==> flow/design.v <==
`timescale 1ns / 1ps
module srl_oneshot(
		input clk250_i,
		input rst_i,
		input trig_i,
		output scal_o
    );
	parameter ONESHOT_LENGTH = 16;
	reg flag;
	reg [15:0] delay_line;
	always @(posedge clk250_i) begin
		if (rst_i) begin
			flag <= 0;
			delay_line <= {16{1'b0}};
		end else begin
			if (trig_i) flag <= 1;
			else if (delay_line[ONESHOT_LENGTH-1]) flag <= 0;
			delay_line <= {delay_line[14:0],trig_i};
		end
	end
	assign scal_o = flag;
endmodule
`timescale 1ns / 1ps
module srl_oneshot_with_ref(
		input clk250_i,
		input rst_i,
		input pulse_i,
		input trig_i,
		output mon_scal_o,
		output scal_o
    );
	parameter ONESHOT_LENGTH = 16;
	reg [1:0] mon_flag_reg;
	reg mon_flag;
	reg flag;
	reg [15:0] delay_line;
	reg [15:0] mon_delay_line;
	always @(posedge clk250_i) begin
		if (rst_i) begin
			mon_flag_reg <= 2'b00;
			mon_flag <= 0;
			mon_delay_line <= {16{1'b0}};
			flag <= 0;
			delay_line <= {16{1'b0}};
		end else begin
			mon_flag_reg <= {mon_flag_reg[0],flag & pulse_i};
			if (mon_flag_reg[0] && !mon_flag_reg[1]) mon_flag <= 1;
			else if (mon_delay_line[ONESHOT_LENGTH-1]) mon_flag <= 0;
			mon_delay_line <= {mon_delay_line[14:0],mon_flag_reg[0] && !mon_flag_reg[1]};
			if (trig_i) flag <= 1;
			else if (delay_line[ONESHOT_LENGTH-1]) flag <= 0;
			delay_line <= {delay_line[14:0],trig_i};
		end
	end
	assign scal_o = flag;
	assign mon_scal_o = mon_flag;
endmodule
`timescale 1ns / 1ps
module ANITA3_trigger_holdoff(
		input clk250_i,
		input rst_i,
		input trig_i,
		output holdoff_o
    );
	reg holdoff_div_2;
	reg [3:0] holdoff_counter;
	wire [4:0] holdoff_counter_plus_one = holdoff_counter + 1;
	reg trigger_holdoff;
	reg clear_holdoff;
	always @(posedge clk250_i) begin
		if (rst_i) begin
			trigger_holdoff <= 0;
			holdoff_div_2 <= 0;
			holdoff_counter <= {4{1'b0}};
			clear_holdoff <= 0;
		end else begin
			if (clear_holdoff) trigger_holdoff <= 0;
			else if (trig_i) trigger_holdoff <= 1;
			if (!trigger_holdoff) holdoff_div_2 <= 0;
			else holdoff_div_2 <= ~holdoff_div_2;
			if (!trigger_holdoff) holdoff_counter <= {4{1'b0}};
			else if (holdoff_div_2) holdoff_counter <= holdoff_counter_plus_one;
			clear_holdoff <= holdoff_counter_plus_one[4];
		end
	end
	assign holdoff_o = trigger_holdoff;
endmodule
`timescale 1ns / 1ps
module ANITA3_simple_trigger_map(
		clk250_i,
		rst_i,
		L1_i,
		mask_i,
		V_pol_phi_o,
		H_pol_phi_o
    );
	parameter NUM_SURFS = 12;
	parameter NUM_TRIG = 4;
	parameter NUM_PHI = 16;
	input clk250_i;
	input rst_i;
	input [NUM_SURFS*NUM_TRIG-1:0] L1_i;
	input [2*NUM_PHI-1:0] mask_i;
	output [NUM_PHI-1:0] V_pol_phi_o;
	output [NUM_PHI-1:0] H_pol_phi_o;
	wire [NUM_PHI-1:0] V_pol_phi_in;
	wire [NUM_PHI-1:0] H_pol_phi_in;
	wire [NUM_TRIG-1:0] SURF_L1[NUM_SURFS-1:0];
	generate
		genvar s;
		for (s=0;s<NUM_SURFS;s=s+1) begin : SL
			assign SURF_L1[s] = L1_i[4*s +: 4];
		end
	endgenerate
	wire [NUM_PHI-1:0] V_pol_mask = mask_i[0 +: NUM_PHI];
	wire [NUM_PHI-1:0] H_pol_mask = mask_i[NUM_PHI +: NUM_PHI];
	reg [NUM_PHI-1:0] V_pol_phi_reg;
	reg [NUM_PHI-1:0] H_pol_phi_reg;
	reg [NUM_PHI-1:0] V_pol_phi_pipe;
	reg [NUM_PHI-1:0] H_pol_phi_pipe;
	assign V_pol_phi_in[0] = SURF_L1[2][0];
	assign V_pol_phi_in[4] = SURF_L1[2][1];
	assign H_pol_phi_in[0] = SURF_L1[2][2];
	assign H_pol_phi_in[4] = SURF_L1[2][3];
	assign V_pol_phi_in[2] = SURF_L1[3][0];
	assign V_pol_phi_in[6] = SURF_L1[3][1];
	assign H_pol_phi_in[2] = SURF_L1[3][2];
	assign H_pol_phi_in[6] = SURF_L1[3][3];
	assign V_pol_phi_in[1] = SURF_L1[4][0];
	assign V_pol_phi_in[5] = SURF_L1[4][1];
	assign H_pol_phi_in[1] = SURF_L1[4][2];
	assign H_pol_phi_in[5] = SURF_L1[4][3];
	assign V_pol_phi_in[3] = SURF_L1[5][0];
	assign V_pol_phi_in[7] = SURF_L1[5][1];
	assign H_pol_phi_in[3] = SURF_L1[5][2];
	assign H_pol_phi_in[7] = SURF_L1[5][3];
	assign V_pol_phi_in[15] = SURF_L1[6][0];
	assign V_pol_phi_in[11] = SURF_L1[6][1];
	assign H_pol_phi_in[15] = SURF_L1[6][2];
	assign H_pol_phi_in[11] = SURF_L1[6][3];
	assign V_pol_phi_in[13] = SURF_L1[7][0];
	assign V_pol_phi_in[9] = SURF_L1[7][1];
	assign H_pol_phi_in[13] = SURF_L1[7][2];
	assign H_pol_phi_in[9] = SURF_L1[7][3];
	assign V_pol_phi_in[14] = SURF_L1[8][0];
	assign V_pol_phi_in[10] = SURF_L1[8][1];
	assign H_pol_phi_in[14] = SURF_L1[8][2];
	assign H_pol_phi_in[10] = SURF_L1[8][3];
	assign V_pol_phi_in[12] = SURF_L1[9][0];
	assign V_pol_phi_in[8] = SURF_L1[9][1];
	assign H_pol_phi_in[12] = SURF_L1[9][2];
	assign H_pol_phi_in[8] = SURF_L1[9][3];
	generate
		genvar j;
		for (j=0;j<NUM_PHI;j=j+1) begin : PHI
			always @(posedge clk250_i) begin : IFF
				if (rst_i) V_pol_phi_reg[j] <= 0;
				else if (V_pol_mask[j]) V_pol_phi_reg[j] <= 0;
				else V_pol_phi_reg[j] <= V_pol_phi_in[j];
				if (rst_i) H_pol_phi_reg[j] <= 0;
				else if (H_pol_mask[j]) H_pol_phi_reg[j] <= 0;
				else H_pol_phi_reg[j] <= H_pol_phi_in[j];
			end
		end
	endgenerate
	always @(posedge clk250_i) begin
		if (rst_i) begin
			V_pol_phi_pipe <= {NUM_PHI{1'b0}};
			H_pol_phi_pipe <= {NUM_PHI{1'b0}};
		end else begin
			V_pol_phi_pipe <= V_pol_phi_reg;
			H_pol_phi_pipe <= H_pol_phi_reg;
		end
	end
	assign V_pol_phi_o = V_pol_phi_pipe;
	assign H_pol_phi_o = H_pol_phi_pipe;
endmodule
`timescale 1ns / 1ps
module ANITA3_simple_trigger( clk250_i,
										rst_i,
										L1_i,
										trig_o,
										scal_o,
										scal_L1_o,
										disable_i,
										refpulse_i,
										mon_scal_o,
										ant_mask_i,
										phi_mask_i,
										phi_o,
										count_o
										);
   parameter NUM_SURFS = 12;
   parameter NUM_TRIG = 4;
   parameter NUM_HOLD = 4;   
	parameter NUM_PHI = 16;
   input clk250_i;
	input rst_i;
   input [NUM_SURFS*NUM_TRIG-1:0] L1_i;
	input [2*NUM_PHI-1:0] ant_mask_i;
	input [2*NUM_PHI-1:0] phi_mask_i;
   output 			  trig_o;
	output [2*NUM_PHI-1:0] phi_o;
	output [2*NUM_PHI-1:0] scal_o;
	output [2*NUM_PHI-1:0] scal_L1_o;
	input refpulse_i;
	output [2*NUM_PHI-1:0] mon_scal_o;
	output [7:0] count_o;
	input disable_i;
	wire [NUM_PHI-1:0] V_pol_phi;
	wire [NUM_PHI-1:0] H_pol_phi;
	ANITA3_simple_trigger_map u_map(.clk250_i(clk250_i),
											  .rst_i(rst_i),
											  .mask_i(ant_mask_i),
											  .L1_i(L1_i),
											  .V_pol_phi_o(V_pol_phi),
											  .H_pol_phi_o(H_pol_phi));
	reg [NUM_PHI-1:0] V_pol_trig;
	reg [NUM_PHI-1:0] H_pol_trig;
	reg [NUM_PHI-1:0] V_pol_phi_del;
	reg [NUM_PHI-1:0] H_pol_phi_del;
	reg [NUM_PHI-1:0] V_pol_hold;
	reg [NUM_PHI-1:0] H_pol_hold;
	reg [NUM_PHI-1:0] V_pol_pat;
	reg [NUM_PHI-1:0] H_pol_pat;	
	reg H_rf_trigger;
	reg V_rf_trigger;
	reg rf_trigger;
	reg [1:0] raw_rf_trigger;
	wire trigger_holdoff;
	reg [7:0] raw_rf_count;
	reg rf_count_flag;
	reg [7:0] rf_count;	
	reg trig_disable;
	generate
		genvar i;
		for (i=0;i<NUM_PHI;i=i+1) begin : RF_TRIG
			srl_oneshot l1v_scaler(.clk250_i(clk250_i),.rst_i(rst_i),.trig_i(V_pol_phi[i]), 
													.scal_o(scal_L1_o[i]));
			srl_oneshot l1h_scaler(.clk250_i(clk250_i),.rst_i(rst_i),.trig_i(H_pol_phi[i]), 
													.scal_o(scal_L1_o[NUM_PHI+i]));
			srl_oneshot_with_ref v_scaler(.clk250_i(clk250_i),.rst_i(rst_i),.trig_i(V_pol_trig[i]),.pulse_i(refpulse_i), 
													.scal_o(scal_o[i]), .mon_scal_o(mon_scal_o[i]));
			srl_oneshot_with_ref h_scaler(.clk250_i(clk250_i),.rst_i(rst_i),.trig_i(H_pol_trig[i]),.pulse_i(refpulse_i), 
													.scal_o(scal_o[NUM_PHI+i]), .mon_scal_o(mon_scal_o[NUM_PHI+i]));
			always @(posedge clk250_i) begin
				if (rst_i) begin
					V_pol_trig[i] <= 1'b0;
					H_pol_trig[i] <= 1'b0;
				end else begin
				V_pol_trig[i] <= ((V_pol_phi[i]) && (V_pol_phi[(i+1)%NUM_PHI])) && !phi_mask_i[i];  
				H_pol_trig[i] <= ((H_pol_phi[i]) && (H_pol_phi[(i+1)%NUM_PHI])) && !phi_mask_i[NUM_PHI+i];	
				end
				end
		end
	endgenerate
	always @(posedge clk250_i) begin
		if (rst_i) begin
			trig_disable <= 0;
			V_pol_phi_del <= {NUM_PHI{1'b0}};
			H_pol_phi_del <= {NUM_PHI{1'b0}};
			H_pol_hold <= {NUM_PHI{1'b0}};
			V_pol_hold <= {NUM_PHI{1'b0}};
			H_pol_pat <= {NUM_PHI{1'b0}};
			V_pol_pat <= {NUM_PHI{1'b0}};
			H_rf_trigger <= 0;
			V_rf_trigger <= 0;
			rf_trigger <= 0;
			raw_rf_trigger <= {2{1'b0}};
			rf_count_flag <= 0;
			raw_rf_count <= {8{1'b0}};
			rf_count <= {8{1'b0}};
		end else begin
		trig_disable <= disable_i;
		V_pol_phi_del <= V_pol_phi;
		H_pol_phi_del <= H_pol_phi;
		H_pol_hold <= H_pol_phi_del;
		V_pol_hold <= V_pol_phi_del;
		if ((H_rf_trigger || V_rf_trigger) && !trigger_holdoff) H_pol_pat <= H_pol_hold;
		if ((H_rf_trigger || V_rf_trigger) && !trigger_holdoff) V_pol_pat <= V_pol_hold;		
		H_rf_trigger <= |H_pol_trig;
		V_rf_trigger <= |V_pol_trig;
		rf_trigger <= (H_rf_trigger | V_rf_trigger) && !trigger_holdoff && !trig_disable;
		raw_rf_trigger <= {raw_rf_trigger[0],(H_rf_trigger | V_rf_trigger)};
		rf_count_flag <= (raw_rf_trigger[0] && !raw_rf_trigger[1]);
		if (rf_count_flag) raw_rf_count <= raw_rf_count + 1;
		if (rf_count_flag && trigger_holdoff) rf_count <= raw_rf_count;
			end
	end
	ANITA3_trigger_holdoff u_rf_holdoff(.clk250_i(clk250_i),
													.rst_i(rst_i),
													.trig_i(V_rf_trigger | H_rf_trigger),
													.holdoff_o(trigger_holdoff));
	assign trig_o = rf_trigger;
	assign phi_o = {H_pol_pat,V_pol_pat};
	assign count_o = rf_count;
endmodule
From RTL to reports: ANITA3_simple_trigger --
What the tools print for ANITA3_simple_trigger, step after step. Line numbers count from 1 in the design file above. Library cell names are shortened. A cell with n/a has no value.
Design: design top ANITA3_simple_trigger, clock input clk250_i, library sky130hd, library corner tt_025C_1v80

After elaboration --
Source: Yosys, flattened and elaborated, memories not mapped. Widths are those after wreduce. Registers that Yosys merges into a memory's read port (data or address) are not register bits. Print and check cells do not count. Equal cells are merged and count once.
Storage and ports: register bits after elaboration 1918, bits of input ports 116
Operators by class: add/sub/neg operators 2, mux-type cells 192, bitwise operators 35, reductions and logical operators 301
Operator list (count):
- 2-bit nonzero test | 96
- 1-bit two-way mux | 192
- 1-bit logical AND | 101
- 2-bit OR reduction | 34
- 1-bit zero test | 67
- 1-bit bitwise AND | 32
- 16-bit OR reduction | 2
- 8-bit by 1-bit adder with 8-bit output (second input constant) | 1
- 4-bit by 1-bit adder with 5-bit output (second input constant) | 1
- 1-bit inverter | 2
- 1-bit bitwise OR | 1
- 1-bit logical OR | 1

Depth --
Yosys ltp: most cells in a row. Word level: on the elaborated netlist, between registers, memories and ports. Mapped: between sequential cells and ports; inverters and the memories' decode and read muxes count.
Depth: depth in word-level cells 3, ABC_AREA 0, depth in mapped cells 5, mapped depth without buffers 4

Mapped cells and area --
The flow's flattened synthesis, as Yosys stat reports it; memories are mapped. The netlist is that of the ABC_AREA named above (0 if unset); the other value can give another one.
Cells by type (count):
- dfxtp_1 | 1854
- nor2b_1 | 1100
- and2b_1 | 504
- buf_4 | 109
- a21oi_1 | 140
- clkbuf_1 | 144
- nand2b_1 | 65
- nand2_1 | 76
- nor2_1 | 75
- and3b_1 | 32
- inv_1 | 65
- nor3b_1 | 32
- and2_1 | 32
- buf_2 | 34
- buf_6 | 13
- nand3_1 | 10
- nor4_1 | 8
- xor2_1 | 5
Not listed: further types 13, cells in them 24.
Synthesis totals: standard cells after synthesis 4322, synthesis area 52421.5 µm², mapped flip-flops 1854, buffers 301
The figures by module come from a second, unflattened synthesis with its own total; it is not the netlist above.
Unflattened totals: cell total of the unflattened synthesis 4338, area (unflattened synthesis) 53975.5 µm²
Rows give one instance, submodules left out.
By module:
- srl_oneshot_with_ref | times used 32, cells 80, area 999.7 µm², seq. area 720.7 µm²
- srl_oneshot | times used 32, cells 37, area 473.0 µm², seq. area 340.3 µm²
- ANITA3_simple_trigger | times used 1, cells 434, area 4633.2 µm², seq. area 3022.9 µm²
- ANITA3_simple_trigger_map | times used 1, cells 135, area 1948.1 µm², seq. area 1281.2 µm²
- ANITA3_trigger_holdoff | times used 1, cells 25, area 269.0 µm², seq. area 140.1 µm²

Timing after synthesis --
Path of least setup slack by OpenSTA after synthesis, without wires, with an ideal clock, recovery checks aside; 20% of the period is set as input and as output delay. Where synthesis merged equal registers, the netlist keeps one of their names.
Timing post-synthesis: path kind input to register, from input rst_i, to register RF_TRIG[2].l1h_scaler.delay_line[10], clock period 4.0 ns, input delay 0.800 ns, time at the first pin 0.800 ns, arrival time 1.481 ns, path slack 2.405 ns, path delay 0.795 ns, stages 3, path buffers 2, synthesis period reached 1.595 ns
"path delay" = arrival - input delay + setup time. "stages": output pins that drive a net of the path, with the launching flip-flop's if there is one; two outputs of one cell count as two. "synthesis period reached" is the clock period less the worst setup slack; recovery checks do not enter. This is arithmetic on one report: input and output delays are still those of the set period (20% each).
On the way, post-synthesis: path through clkbuf_1 > clkbuf_1 > and2b_1, length of the longest elaborated chain 0, elaborated cells between the ends (all ways) 0, source lines of those cells 0
Ends and longest elaborated chain, post-synthesis:
- start, declared | RTL line 198 | input rst_i;
- end, assigned | RTL line 14 | delay_line <= {16{1'b0}};
- end, assigned | RTL line 18 | delay_line <= {delay_line[14:0],trig_i};
- end, declared | RTL line 10 | reg [15:0] delay_line;

Worst path after layout --
From the final timing report of entry A: the path of least setup slack in the routed layout; clock arrival at registers is part of the times.
Timing post-layout: path kind register to output, from register rf_trigger, to output trig_o, clock period 2.52 ns, output delay 0.50 ns, time at the first pin 0.74 ns, arrival time 1.26 ns, path slack 0.75 ns, stages 2, path buffers 1
On the way, post-layout: path through dfxtp_1 > buf_4, length of the longest elaborated chain 0, elaborated cells between the ends (all ways) 0, source lines of those cells 0
Ends and longest elaborated chain, post-layout:
- start, declared | RTL line 228 | reg rf_trigger;
- start, assigned | RTL line 268 | rf_trigger <= 0;
- start, assigned | RTL line 283 | rf_trigger <= (H_rf_trigger | V_rf_trigger) && !trigger_holdoff && !trig_disable;
- end, declared | RTL line 202 | output trig_o;

Settings and measured results of 6 stored flow runs for module ANITA3_simple_trigger (sky130hd), not sorted in any way. The constraints put input and output delay at 20% of the set period each and load the outputs with 0.01 pF.
"period reached" = clock period - worst setup slack. The figure is calculated, with input and output delays left at 20% of the set period.
"worst path time" means the part of the period allowed to the worst setup path (the constraints hold back 20% at inputs and 20% at outputs) less its slack; where the path has registers, the arrival times of their clocks count too.
By "power consumption" is meant OpenSTA's value without simulated activity: inputs other than the clock are taken to toggle once in ten clock periods, and the tool carries that through the logic.

* Entry A | settings: CAP_MARGIN 35; CORE_ASPECT_RATIO 0.62; CORE_UTILIZATION 51; CTS_CLUSTER_SIZE 27; GPL_TIMING_DRIVEN 1; HOLD_SLACK_MARGIN 0.25; MAX_ROUTING_LAYER met5; MIN_ROUTING_LAYER met1; SETUP_SLACK_MARGIN 0.67; period_ns 2.52; CORE_MARGIN 2; SLEW_MARGIN 20 | results: synthesized cell area 52421.5 µm²; full die area 105442.0 µm²; standard-cell area of the final layout 60964.7 µm²; utilization 59.9%; worst setup slack after layout 0.752 ns; sum of negative setup slack 0.000 ns; lowest hold slack 0.322 ns; power consumption 0.055246 W; period reached 1.768 ns; worst path time 1.26 ns; worst path kind register to output
* Entry B | settings: CAP_MARGIN 5; CELL_PAD_IN_SITES_GLOBAL_PLACEMENT 3; CORE_UTILIZATION 59; CTS_CLUSTER_DIAMETER 121; CTS_CLUSTER_SIZE 92; MAX_ROUTING_LAYER met4; PLACE_DENSITY_LB_ADDON 0.05; period_ns 1.96; CORE_MARGIN 2; SLEW_MARGIN 20 | no results, placement failed with FLW-0024
* Entry C | settings: ABC_AREA 0; CAP_MARGIN 40; CORE_ASPECT_RATIO 0.6; CORE_UTILIZATION 47; CTS_CLUSTER_DIAMETER 184; GPL_TIMING_DRIVEN 1; HOLD_SLACK_MARGIN -0.02; MAX_ROUTING_LAYER met5; PLACE_DENSITY_LB_ADDON 0.01; SLEW_MARGIN 15; period_ns 2.61; CORE_MARGIN 2 | results: synthesized cell area 52421.5 µm²; full die area 114310.0 µm²; standard-cell area of the final layout 60971.0 µm²; utilization 55.4%; worst setup slack after layout 0.296 ns; sum of negative setup slack 0.000 ns; lowest hold slack 0.165 ns; power consumption 0.05359 W; period reached 2.314 ns; worst path time 1.79 ns; worst path kind register to output
* Entry D | settings: CAP_MARGIN 10; CELL_PAD_IN_SITES_DETAIL_PLACEMENT 1; CELL_PAD_IN_SITES_GLOBAL_PLACEMENT 1; CORE_ASPECT_RATIO 1.99; CORE_MARGIN 8; CORE_UTILIZATION 70; CTS_CLUSTER_DIAMETER 163; CTS_CLUSTER_SIZE 16; GPL_ROUTABILITY_DRIVEN 0; GPL_TIMING_DRIVEN 0; HOLD_SLACK_MARGIN 0.1; MAX_ROUTING_LAYER met5; MIN_ROUTING_LAYER met2; PLACE_DENSITY_LB_ADDON 0.12; SETUP_SLACK_MARGIN 0.91; SLEW_MARGIN 10; TNS_END_PERCENT 25; period_ns 4.75 | no results, placement failed with DPL-0033
* Entry E | settings: CAP_MARGIN 35; CELL_PAD_IN_SITES_DETAIL_PLACEMENT 2; CORE_MARGIN 8; CORE_UTILIZATION 70; CTS_CLUSTER_SIZE 16; GPL_ROUTABILITY_DRIVEN 0; HOLD_SLACK_MARGIN 0.1; MAX_ROUTING_LAYER met5; MIN_ROUTING_LAYER met2; PLACE_DENSITY_LB_ADDON 0.12; SETUP_SLACK_MARGIN 0.91; SLEW_MARGIN 10; TNS_END_PERCENT 25; period_ns 4.75 | no results, placement failed with a tool error
* Entry F | settings: ABC_AREA 1; CELL_PAD_IN_SITES_DETAIL_PLACEMENT 0; CORE_ASPECT_RATIO 1.4; CORE_MARGIN 9; CORE_UTILIZATION 29; CTS_CLUSTER_DIAMETER 304; CTS_CLUSTER_SIZE 33; MAX_ROUTING_LAYER met4; MIN_ROUTING_LAYER met2; PLACE_DENSITY_LB_ADDON 0.17; period_ns 2.5; CAP_MARGIN 20; SLEW_MARGIN 20 | results: synthesized cell area 54323.4 µm²; full die area 203449.0 µm²; standard-cell area of the final layout 59622.2 µm²; utilization 32.1%; worst setup slack after layout 0.150 ns; sum of negative setup slack 0.000 ns; lowest hold slack 0.151 ns; power consumption 0.0446 W; period reached 2.350 ns; worst path time 1.85 ns; worst path kind register to output
